==> flow/design.v <==
module rot_encoder
  #(parameter
    BAND_WIDTH = 32)
   (input logic                   sa,
    input logic                   sb,
    output logic [BAND_WIDTH-1:0] count,
    input logic                   clk,
    input logic                   rstn);
   logic [BAND_WIDTH-1:0]         count_r;
   logic [3:0]                    patern;
   logic [1:0]                    sa_q, sb_q;
   always_comb begin
      count  = count_r;
      patern = {sa_q[1], sb_q[1], sa_q[0], sb_q[0]};
   end
   always_ff @(posedge clk) begin
      if(!rstn) begin
         count_r <= 0;
         sa_q    <= 0;
         sb_q    <= 0;
      end
      else begin
         sa_q[1] <= sa_q[0];
         sb_q[1] <= sb_q[0];
         sa_q[0] <= sa;
         sb_q[0] <= sb;
         case(patern)
           4'b0010: count_r <= count_r + 1;
           4'b1011: count_r <= count_r + 1;
           4'b1101: count_r <= count_r + 1;
           4'b0100: count_r <= count_r + 1;
           4'b0001: count_r <= count_r - 1;
           4'b0111: count_r <= count_r - 1;
           4'b1110: count_r <= count_r - 1;
           4'b1000: count_r <= count_r - 1;
           default: count_r <= count_r;
         endcase
      end
   end
endmodule
module pwm_generator
  #(parameter
    BAND_WIDTH       = 32,
    PWM_PERIOD_CYCLE = 1000)
   (input logic [BAND_WIDTH-1:0] width,
    output logic                 pwm,
    input logic                  clk,
    input logic                  rstn);
   logic [BAND_WIDTH-1:0]        count_r;
   always_comb begin
      pwm = (count_r < width) ? 1 : 0;
   end
   always_ff @(posedge clk) begin
      if(!rstn) begin
         count_r <= 0;
      end
      else if(count_r < PWM_PERIOD_CYCLE) begin
         count_r <= count_r + 1;
      end
      else begin
         count_r <= 0;
      end
   end
endmodule
module p_controller
  #(parameter
    BAND_WIDTH         = 32,
    CLK_FREQ           = 100_000_000,
    ONE_ROTATION_PULSE = 630,  
    SAMPLING_RATE      = 100,  
    localparam
    PI_FIXED           = 804,  
    RESOLUTION         = 2 * PI_FIXED * SAMPLING_RATE / ONE_ROTATION_PULSE,
    UPDATE_INTERVAL    = CLK_FREQ / SAMPLING_RATE)
   (input  logic [31:0]           target_rot_v,
    input  logic [31:0]           p_gain,
    input  logic [31:0]           rot_cnt,
    output logic [BAND_WIDTH-1:0] pulse_width,
    input  logic                  clk,
    input  logic                  rstn);
   typedef enum logic [1:0] {STT_GET_ERROR,
                             STT_CALC_TERM,
                             STT_CALC_PULSE,
                             STT_WAIT} p_statetype;
   p_statetype  p_state;
   logic [31:0] cnt_r;
   logic        update_flag;
   logic [31:0] rot_cnt_r;
   logic signed [BAND_WIDTH*2-1:0] pulse_width_r, pulse_width_w;
   logic signed [BAND_WIDTH*2-1:0] rotate_samp_cnt_r;
   logic signed [BAND_WIDTH*2-1:0] error_w;
   logic signed [BAND_WIDTH*2-1:0] error_r, p_error_r;
   logic signed [BAND_WIDTH*2-1:0] p_term_r;
   logic signed [BAND_WIDTH*2-1:0] p_term_w;
   logic [31:0] p_gain_r;
   always_comb begin
      update_flag   = (cnt_r == UPDATE_INTERVAL) ? 1 : 0;
      error_w       = $signed(target_rot_v) - (rotate_samp_cnt_r * $signed(RESOLUTION));
      p_term_w      = ($signed(p_gain_r) * error_r);
      pulse_width_w = pulse_width_r + p_term_r;
      pulse_width   = pulse_width_r;
   end
   always_ff @(posedge clk) begin
      if(!rstn) begin
         p_state           <= STT_WAIT;
         cnt_r             <= 0;
         pulse_width_r     <= 0;
         rotate_samp_cnt_r <= 0;
         rot_cnt_r         <= 0;
         error_r           <= 0;
         p_error_r         <= 0;
         p_term_r          <= 0;
      end
      else begin
         p_gain_r <= p_gain;
         if(update_flag) begin
            cnt_r <= 0;
         end
         else begin
            cnt_r <= cnt_r + 1;
         end
         case(p_state)
           STT_GET_ERROR: begin
              p_error_r <= error_r;
              error_r   <= error_w;
              p_state <= STT_CALC_TERM;
           end
           STT_CALC_TERM: begin
              p_term_r <= p_term_w >>> 16;
              p_state  <= STT_CALC_PULSE;
           end
           STT_CALC_PULSE: begin
              pulse_width_r <= (target_rot_v != 0) ? pulse_width_w : 0;
              p_state       <= STT_WAIT;
           end
           STT_WAIT: begin
              if(update_flag) begin
                 rotate_samp_cnt_r <= $signed(rot_cnt) - $signed(rot_cnt_r);
                 rot_cnt_r         <= rot_cnt;
                 p_state           <= STT_GET_ERROR;
              end
           end
         endcase
      end
   end
endmodule
module motor_ctrl
  #(parameter
    CLK_FREQ = 100_000,
    localparam
    BAND_WIDTH         = 32,
    ONE_ROTATION_PULSE = 630,  
    SAMPLING_RATE      = 100,  
    PWM_PERIOD         = 40,   
    PWM_PERIOD_CYCLE   = (CLK_FREQ / 100_000) * PWM_PERIOD)
   (output logic                  pwm,
    output logic                  dir,
    output logic [BAND_WIDTH-1:0] pulse_width,
    output logic [BAND_WIDTH-1:0] rot_cnt,
    input  logic [31:0]           target_rot_v,
    input  logic [31:0]           p_gain,
    input  logic                  sa,
    input  logic                  sb,
    input  logic                  clk,
    input  logic                  rstn);
   logic [BAND_WIDTH-1:0] pwm_pulse_width;
   pwm_generator #(.BAND_WIDTH(BAND_WIDTH),
                   .PWM_PERIOD_CYCLE(PWM_PERIOD_CYCLE))
   pwm_gen_inst(.width(pwm_pulse_width),
                .pwm(pwm),
                .clk(clk),
                .rstn(rstn));
   rot_encoder #(.BAND_WIDTH(BAND_WIDTH))
   rot_encoder_inst(.sa(sa),
                    .sb(sb),
                    .count(rot_cnt),
                    .clk(clk),
                    .rstn(rstn));
   p_controller #(.BAND_WIDTH(BAND_WIDTH),
                  .CLK_FREQ(CLK_FREQ),
                  .ONE_ROTATION_PULSE(ONE_ROTATION_PULSE),
                  .SAMPLING_RATE(SAMPLING_RATE))
   p_ctrl_inst(.target_rot_v(target_rot_v),
               .p_gain(p_gain),
               .rot_cnt(rot_cnt),
               .pulse_width(pulse_width),
               .clk(clk),
               .rstn(rstn));
   always_comb begin
      dir             = pulse_width[31:31] ? 1'b1 : 1'b0;
      pwm_pulse_width = pulse_width[31:31] ? ~pulse_width : pulse_width;
   end
endmodule
# Step by step through the tools: motor_ctrl
# The steps from the RTL of motor_ctrl to its reports follow in flow order.
# Lines are those of the file above, counted from 1.
# Operators carry their Yosys type and port widths (W data, S select, Z words).
# Library cell names are shortened.
# A cell with -- has no value.
[inputs]
top_module = "motor_ctrl"
clock = "clk"
lib = "sky130hd"
corner = "tt_025C_1v80"

# Word level
# Yosys after proc, flatten, opt, wreduce and memory -nomap, before mapping. Memory bits, and registers merged into a memory's read port (data or address), are not among the register bits. Print and check cells are not counted. Equal cells are merged and count once.
[word_totals]
register_bits = 406
input_bits = 68
elab_cells = 56
out_inout_bits = 66
[classes]
equal = 13
muxes = 8
n_reduce_logical = 10
n_cmp = 2
mul = 2
add_sub_neg = 7
bitwise = 2
[ops]
columns = ["cell", "n"]
rows = [
  ["$mul A32 B64 Y64", 1],
  ["$mul A64 B9 Y64 const B", 1],
  ["$add A32 B1 Y32 const B", 3],
  ["$sub A32 B64 Y64", 1],
  ["$add A64 B48 Y64", 1],
  ["$pmux W32 S2", 1],
  ["$mux W64", 1],
  ["$sub A32 B32 Y33", 1],
  ["$sub A32 B1 Y32 const B", 1],
  ["$eq A32 B10 Y1 const B", 1],
  ["$lt A32 B32 Y1", 1],
  ["$lt A32 B6 Y1 const B", 1],
  ["$not A32 Y32", 1],
  ["$reduce_bool A32 Y1", 1],
  ["$mux W32", 1],
  ["$eq A4 B4 Y1 const B", 4],
  ["$eq A4 B3 Y1 const B", 2],
  ["$reduce_or A4 Y1", 2],
  ["$pmux W2 S4", 1],
  ["$reduce_and A2 Y1", 3],
  ["$eq A2 B2 Y1 const B", 2],
  ["$eq A4 B1 Y1 const B", 1],
  ["$eq A4 B2 Y1 const B", 1],
  ["$reduce_bool A4 Y1", 1],
  ["$mux W1", 3],
  ["$eq A2 B1 Y1 const B", 1],
  ["$ne A2 B1 Y1 const B", 1],
  ["$logic_not A2 Y1", 1],
]
# Other operator kinds: 4; their cells: 4.

# Logic depth
# Longest topological path by Yosys (ltp), each cell counted once; first at word level (registers and memories cut), then after technology mapping (sequential cells cut; the memories' decode and read muxes count).
[logic_depth]
ltp_word = 4
ABC_AREA = 0
depth_mapped = 29
depth_no_buf = 27

# After synthesis
# Source: synth_stat.txt of the flow (Yosys; design flattened, memories mapped). It holds for the ABC_AREA given above (unset counts as 0); a run with the other value may have another netlist.
[types]
columns = ["type", "n", "area_total_um2"]
rows = [
  ["fa_1", 1095, 2.19E+04],
  ["dfxtp_1", 281, 5.63E+03],
  ["ha_1", 408, 5.1E+03],
  ["inv_1", 1144, 4.29E+03],
  ["nand2_1", 815, 3.06E+03],
  ["and2_1", 449, 2.81E+03],
  ["xnor2_1", 175, 1532.72],
  ["a21oi_1", 227, 1136.09],
  ["clkbuf_1", 259, 972.182],
  ["edfxtp_1", 32, 960.922],
  ["xor2_1", 88, 770.739],
  ["nor2_1", 201, 754.474],
  ["a21o_1", 73, 548.026],
  ["mux2i_1", 51, 510.49],
  ["o21ai_0", 102, 510.49],
  ["nand3_1", 68, 340.326],
  ["a22o_1", 30, 262.752],
  ["a211oi_1", 33, 247.738],
]
# Not listed: further types 67, cells in them 438.
[synth_totals]
flip_flops = 313
mapped_area_um2 = 54458.5
seqArea_um2 = 6586.3
cell_count = 5969
buffers = 280
# By module: a second synthesis without flattening, with its own total; a netlist apart from the flattened one above.
[hier_totals]
hier_cells = 6092
area_unflattened_um2 = 55205.4
# Rows give one instance, submodules left out.
[by_module]
columns = ["module", "area_um2", "seq_area_um2", "n_cells", "n_inst"]
rows = [
  ["p_controller", 50355.8, 5225.0, 5522, 1],
  ["rot_encoder (BAND_WIDTH=32)", 2910.3, 720.7, 365, 1],
  ["pwm_generator", 1585.3, 640.6, 168, 1],
  ["motor_ctrl", 354.1, 0.0, 37, 1],
]

# Path before layout
# Path of least setup slack by OpenSTA after synthesis, without wires, with an ideal clock, recovery checks aside; 20% of the period is set as input and as output delay. Where synthesis merged equal registers, the netlist keeps one of their names.
[synth_timing]
path_kind = "register to register"
start = "register p_ctrl_inst.p_gain_r[8]"
end = "register p_ctrl_inst.p_term_r[30]"
setup_time_ns = 0.127
t_arrival_ns = 7.115
path_buffers = 2
setup_slack_ns = 2.758
delay_ns = 7.242
driving_pins = 25
t_first_pin_ns = 0.000
tclk_ns = 10.0
required_ns = 9.873
period_less_setup_slack_ns = 7.242
# "delay_ns" is the arrival time less input delay plus setup time.
# "driving_pins" counts driving pins, that of a launching flip-flop among them; a cell with two outputs on the path counts twice.
# "period_less_setup_slack_ns" is the clock period less the worst setup slack; recovery checks do not enter. This is arithmetic on one report: input and output delays are still those of the set period (20% each).
# The rows between start and end are the longest chain of elaborated cells between them; the timing report does not say that the signal goes this way. Where chains are equally long, one stands for them.
# A line is the first line of the expression or statement that the cell stems from. Yosys adds cells for indexed reads and writes and turns some case tables into memories.
[synth_between]
path_cell_list = "edfxtp_1 -> clkbuf_1 -> clkbuf_1 -> nand2_1 -> fa_1 -> fa_1 -> fa_1 -> fa_1 -> inv_1 -> fa_1 -> fa_1 -> fa_1 -> fa_1 -> ha_1 -> a21o_1 -> a21o_1 -> a21oi_1 -> o21ai_0 -> a2111oi_0 -> and3b_1 -> o31a_2 -> o21ai_2 -> a221o_1 -> nand4b_1 -> o211ai_1"
elab_chain_cells = 1
cone_cells = 1
cone_lines = 1
classes_between = "1 x mul"
[synth_lines]
columns = ["item", "line_no", "rtl"]
rows = [
  ["start: declaration", 95, "logic [31:0] p_gain_r;"],
  ["start: assignment", 115, "p_gain_r <= p_gain;"],
  ["$mul A32 B64 Y64", 99, "p_term_w      = ($signed(p_gain_r) * error_r);"],
  ["end: assignment", 112, "p_term_r          <= 0;"],
  ["end: assignment", 129, "p_term_r <= p_term_w >>> 16;"],
  ["end: declaration", 93, "logic signed [BAND_WIDTH*2-1:0] p_term_r;"],
]

# Worst path after layout
# Path of least setup slack in the final report of flow run 1 (OpenROAD, finished layout, wires in). Where an end is a register, its clock arrival counts in the times.
[layout_timing]
path_kind = "register to register"
start = "register p_ctrl_inst.p_gain_r[5]"
end = "register p_ctrl_inst.p_term_r[25]"
path_buffers = 1
t_arrival_ns = 9.33
setup_slack_ns = 2.72
tclk_ns = 11.5
setup_time_ns = 0.10
driving_pins = 27
required_ns = 12.04
t_first_pin_ns = 0.66
# The rows between start and end are the longest chain of elaborated cells between them; the timing report does not say that the signal goes this way. Where chains are equally long, one stands for them.
[layout_between]
path_cell_list = "edfxtp_1 -> buf_4 -> nand2_1 -> fa_1 -> inv_1 -> fa_1 -> fa_1 -> inv_1 -> fa_1 -> inv_1 -> fa_1 -> fa_1 -> fa_1 -> inv_1 -> fa_1 -> inv_1 -> ha_1 -> and2_1 -> and3_1 -> nand3_1 -> a2111oi_1 -> and3b_1 -> o31ai_1 -> a21oi_1 -> nor2_1 -> o2111ai_1 -> o311ai_1"
elab_chain_cells = 1
cone_cells = 1
cone_lines = 1
classes_between = "1 x mul"
[layout_lines]
columns = ["item", "line_no", "rtl"]
rows = [
  ["start: declaration", 95, "logic [31:0] p_gain_r;"],
  ["start: assignment", 115, "p_gain_r <= p_gain;"],
  ["$mul A32 B64 Y64", 99, "p_term_w      = ($signed(p_gain_r) * error_r);"],
  ["end: assignment", 112, "p_term_r          <= 0;"],
  ["end: assignment", 129, "p_term_r <= p_term_w >>> 16;"],
  ["end: declaration", 93, "logic signed [BAND_WIDTH*2-1:0] p_term_r;"],
]

Stored flow runs of motor_ctrl (4 of them; Yosys, OpenROAD, sky130hd). They differ in their settings and are not a sequence. Constraints: input delay and output delay 20% of the set period each, output load 0.01 pF.
"timing.worst_path_ns" is the time allowed to the run's worst setup path (the clock period less input and output delay, where it has them) less its slack. Clock arrival times count: a late capture clock shortens it, a late launch clock lengthens it.

# flow run 1
==> flow/run.sh <==
#!/bin/bash
# the make line also repeats the synthesis and layout settings of config.mk as NAME=value (left out here)
make -C /OpenROAD-flow-scripts/flow DESIGN_CONFIG=/design/flow/config.mk WORK_HOME=/design/flow/orfs CLKGATE_MAP_FILE= finish
==> flow/config.mk <==
export PLATFORM = sky130hd
export DESIGN_NAME = motor_ctrl
export DESIGN_NICKNAME = motor_ctrl
export VERILOG_FILES = /design/flow/design.v
export SDC_FILE = /design/flow/constraint.sdc
export NUM_CORES = 4
export LEC_CHECK = 0
export CAP_MARGIN = 20
export CELL_PAD_IN_SITES_GLOBAL_PLACEMENT = 1
export CORE_MARGIN = 2
export CORE_UTILIZATION = 18
export GPL_ROUTABILITY_DRIVEN = 1
export HOLD_SLACK_MARGIN = 0.16
export MIN_ROUTING_LAYER = met2
export SLEW_MARGIN = 40
==> flow/constraint.sdc <==
create_clock -name core_clock -period 11.5 [get_ports {clk}]
set_input_delay 2.3000 -clock core_clock [delete_from_list [all_inputs] [get_ports {clk}]]
set_output_delay 2.3000 -clock core_clock [all_outputs]
set_load 0.01 [all_outputs]

==> flow run 1: results <==
post_synth_area_um2=54458.5
die_um2=306960.0
post_route_stdcell_area_um2=62024.5
fin_ws_ns=2.717
setup_tns_ns=0.000
hold_worst_slack_ns=0.452
timing.worst_path_ns=8.78
timing.worst_path_kind="register to register"

# flow run 2
==> flow/run.sh <==
#!/bin/bash
# the make line also repeats the synthesis and layout settings of config.mk as NAME=value (left out here)
make -C /OpenROAD-flow-scripts/flow DESIGN_CONFIG=/design/flow/config.mk WORK_HOME=/design/flow/orfs CLKGATE_MAP_FILE= finish
==> flow/config.mk <==
export PLATFORM = sky130hd
export DESIGN_NAME = motor_ctrl
export DESIGN_NICKNAME = motor_ctrl
export VERILOG_FILES = /design/flow/design.v
export SDC_FILE = /design/flow/constraint.sdc
export NUM_CORES = 4
export LEC_CHECK = 0
export CAP_MARGIN = 20
export CELL_PAD_IN_SITES_DETAIL_PLACEMENT = 0
export CELL_PAD_IN_SITES_GLOBAL_PLACEMENT = 3
export CORE_ASPECT_RATIO = 0.55
export CORE_MARGIN = 2
export CORE_UTILIZATION = 31
export CTS_CLUSTER_DIAMETER = 81
export CTS_CLUSTER_SIZE = 65
export GPL_ROUTABILITY_DRIVEN = 0
export GPL_TIMING_DRIVEN = 0
export MIN_ROUTING_LAYER = met1
export PLACE_DENSITY_LB_ADDON = 0.14
export SETUP_SLACK_MARGIN = 2.18
export SLEW_MARGIN = 20
export TNS_END_PERCENT = 35
==> flow/constraint.sdc <==
create_clock -name core_clock -period 12.6 [get_ports {clk}]
set_input_delay 2.5200 -clock core_clock [delete_from_list [all_inputs] [get_ports {clk}]]
set_output_delay 2.5200 -clock core_clock [all_outputs]
set_load 0.01 [all_outputs]

==> flow run 2: results <==
post_synth_area_um2=54458.5
die_um2=179191.0
post_route_stdcell_area_um2=59947.5
fin_ws_ns=2.511
setup_tns_ns=0.000
hold_worst_slack_ns=0.460
timing.worst_path_ns=10.09
timing.worst_path_kind="register to register"

# flow run 3
==> flow/run.sh <==
#!/bin/bash
# the make line also repeats the synthesis and layout settings of config.mk as NAME=value (left out here)
make -C /OpenROAD-flow-scripts/flow DESIGN_CONFIG=/design/flow/config.mk WORK_HOME=/design/flow/orfs CLKGATE_MAP_FILE= finish
==> flow/config.mk <==
export PLATFORM = sky130hd
export DESIGN_NAME = motor_ctrl
export DESIGN_NICKNAME = motor_ctrl
export VERILOG_FILES = /design/flow/design.v
export SDC_FILE = /design/flow/constraint.sdc
export NUM_CORES = 4
export LEC_CHECK = 0
export CAP_MARGIN = 20
export CELL_PAD_IN_SITES_GLOBAL_PLACEMENT = 2
export CORE_MARGIN = 2
export CORE_UTILIZATION = 70
export GPL_TIMING_DRIVEN = 1
export HOLD_SLACK_MARGIN = 0.18
export PLACE_DENSITY_LB_ADDON = 0.01
export SLEW_MARGIN = 40
export TNS_END_PERCENT = 5
==> flow/constraint.sdc <==
create_clock -name core_clock -period 7.84 [get_ports {clk}]
set_input_delay 1.5680 -clock core_clock [delete_from_list [all_inputs] [get_ports {clk}]]
set_output_delay 1.5680 -clock core_clock [all_outputs]
set_load 0.01 [all_outputs]

==> flow run 3: results <==
outcome="unfinished; error FLW-0024 in placement"

# flow run 4
==> flow/run.sh <==
#!/bin/bash
# the make line also repeats the synthesis and layout settings of config.mk as NAME=value (left out here)
make -C /OpenROAD-flow-scripts/flow DESIGN_CONFIG=/design/flow/config.mk WORK_HOME=/design/flow/orfs CLKGATE_MAP_FILE= finish
==> flow/config.mk <==
export PLATFORM = sky130hd
export DESIGN_NAME = motor_ctrl
export DESIGN_NICKNAME = motor_ctrl
export VERILOG_FILES = /design/flow/design.v
export SDC_FILE = /design/flow/constraint.sdc
export NUM_CORES = 4
export LEC_CHECK = 0
export CAP_MARGIN = 10
export CELL_PAD_IN_SITES_DETAIL_PLACEMENT = 0
export CELL_PAD_IN_SITES_GLOBAL_PLACEMENT = 3
export CORE_ASPECT_RATIO = 0.55
export CORE_MARGIN = 2
export CORE_UTILIZATION = 69
export CTS_CLUSTER_DIAMETER = 81
export CTS_CLUSTER_SIZE = 65
export GPL_ROUTABILITY_DRIVEN = 0
export GPL_TIMING_DRIVEN = 0
export MIN_ROUTING_LAYER = met1
export PLACE_DENSITY_LB_ADDON = 0.14
export SETUP_SLACK_MARGIN = 2.18
export SLEW_MARGIN = 20
export TNS_END_PERCENT = 35
==> flow/constraint.sdc <==
create_clock -name core_clock -period 12.6 [get_ports {clk}]
set_input_delay 2.5200 -clock core_clock [delete_from_list [all_inputs] [get_ports {clk}]]
set_output_delay 2.5200 -clock core_clock [all_outputs]
set_load 0.01 [all_outputs]

==> flow run 4: results <==
outcome="unfinished; error FLW-0024 in placement"
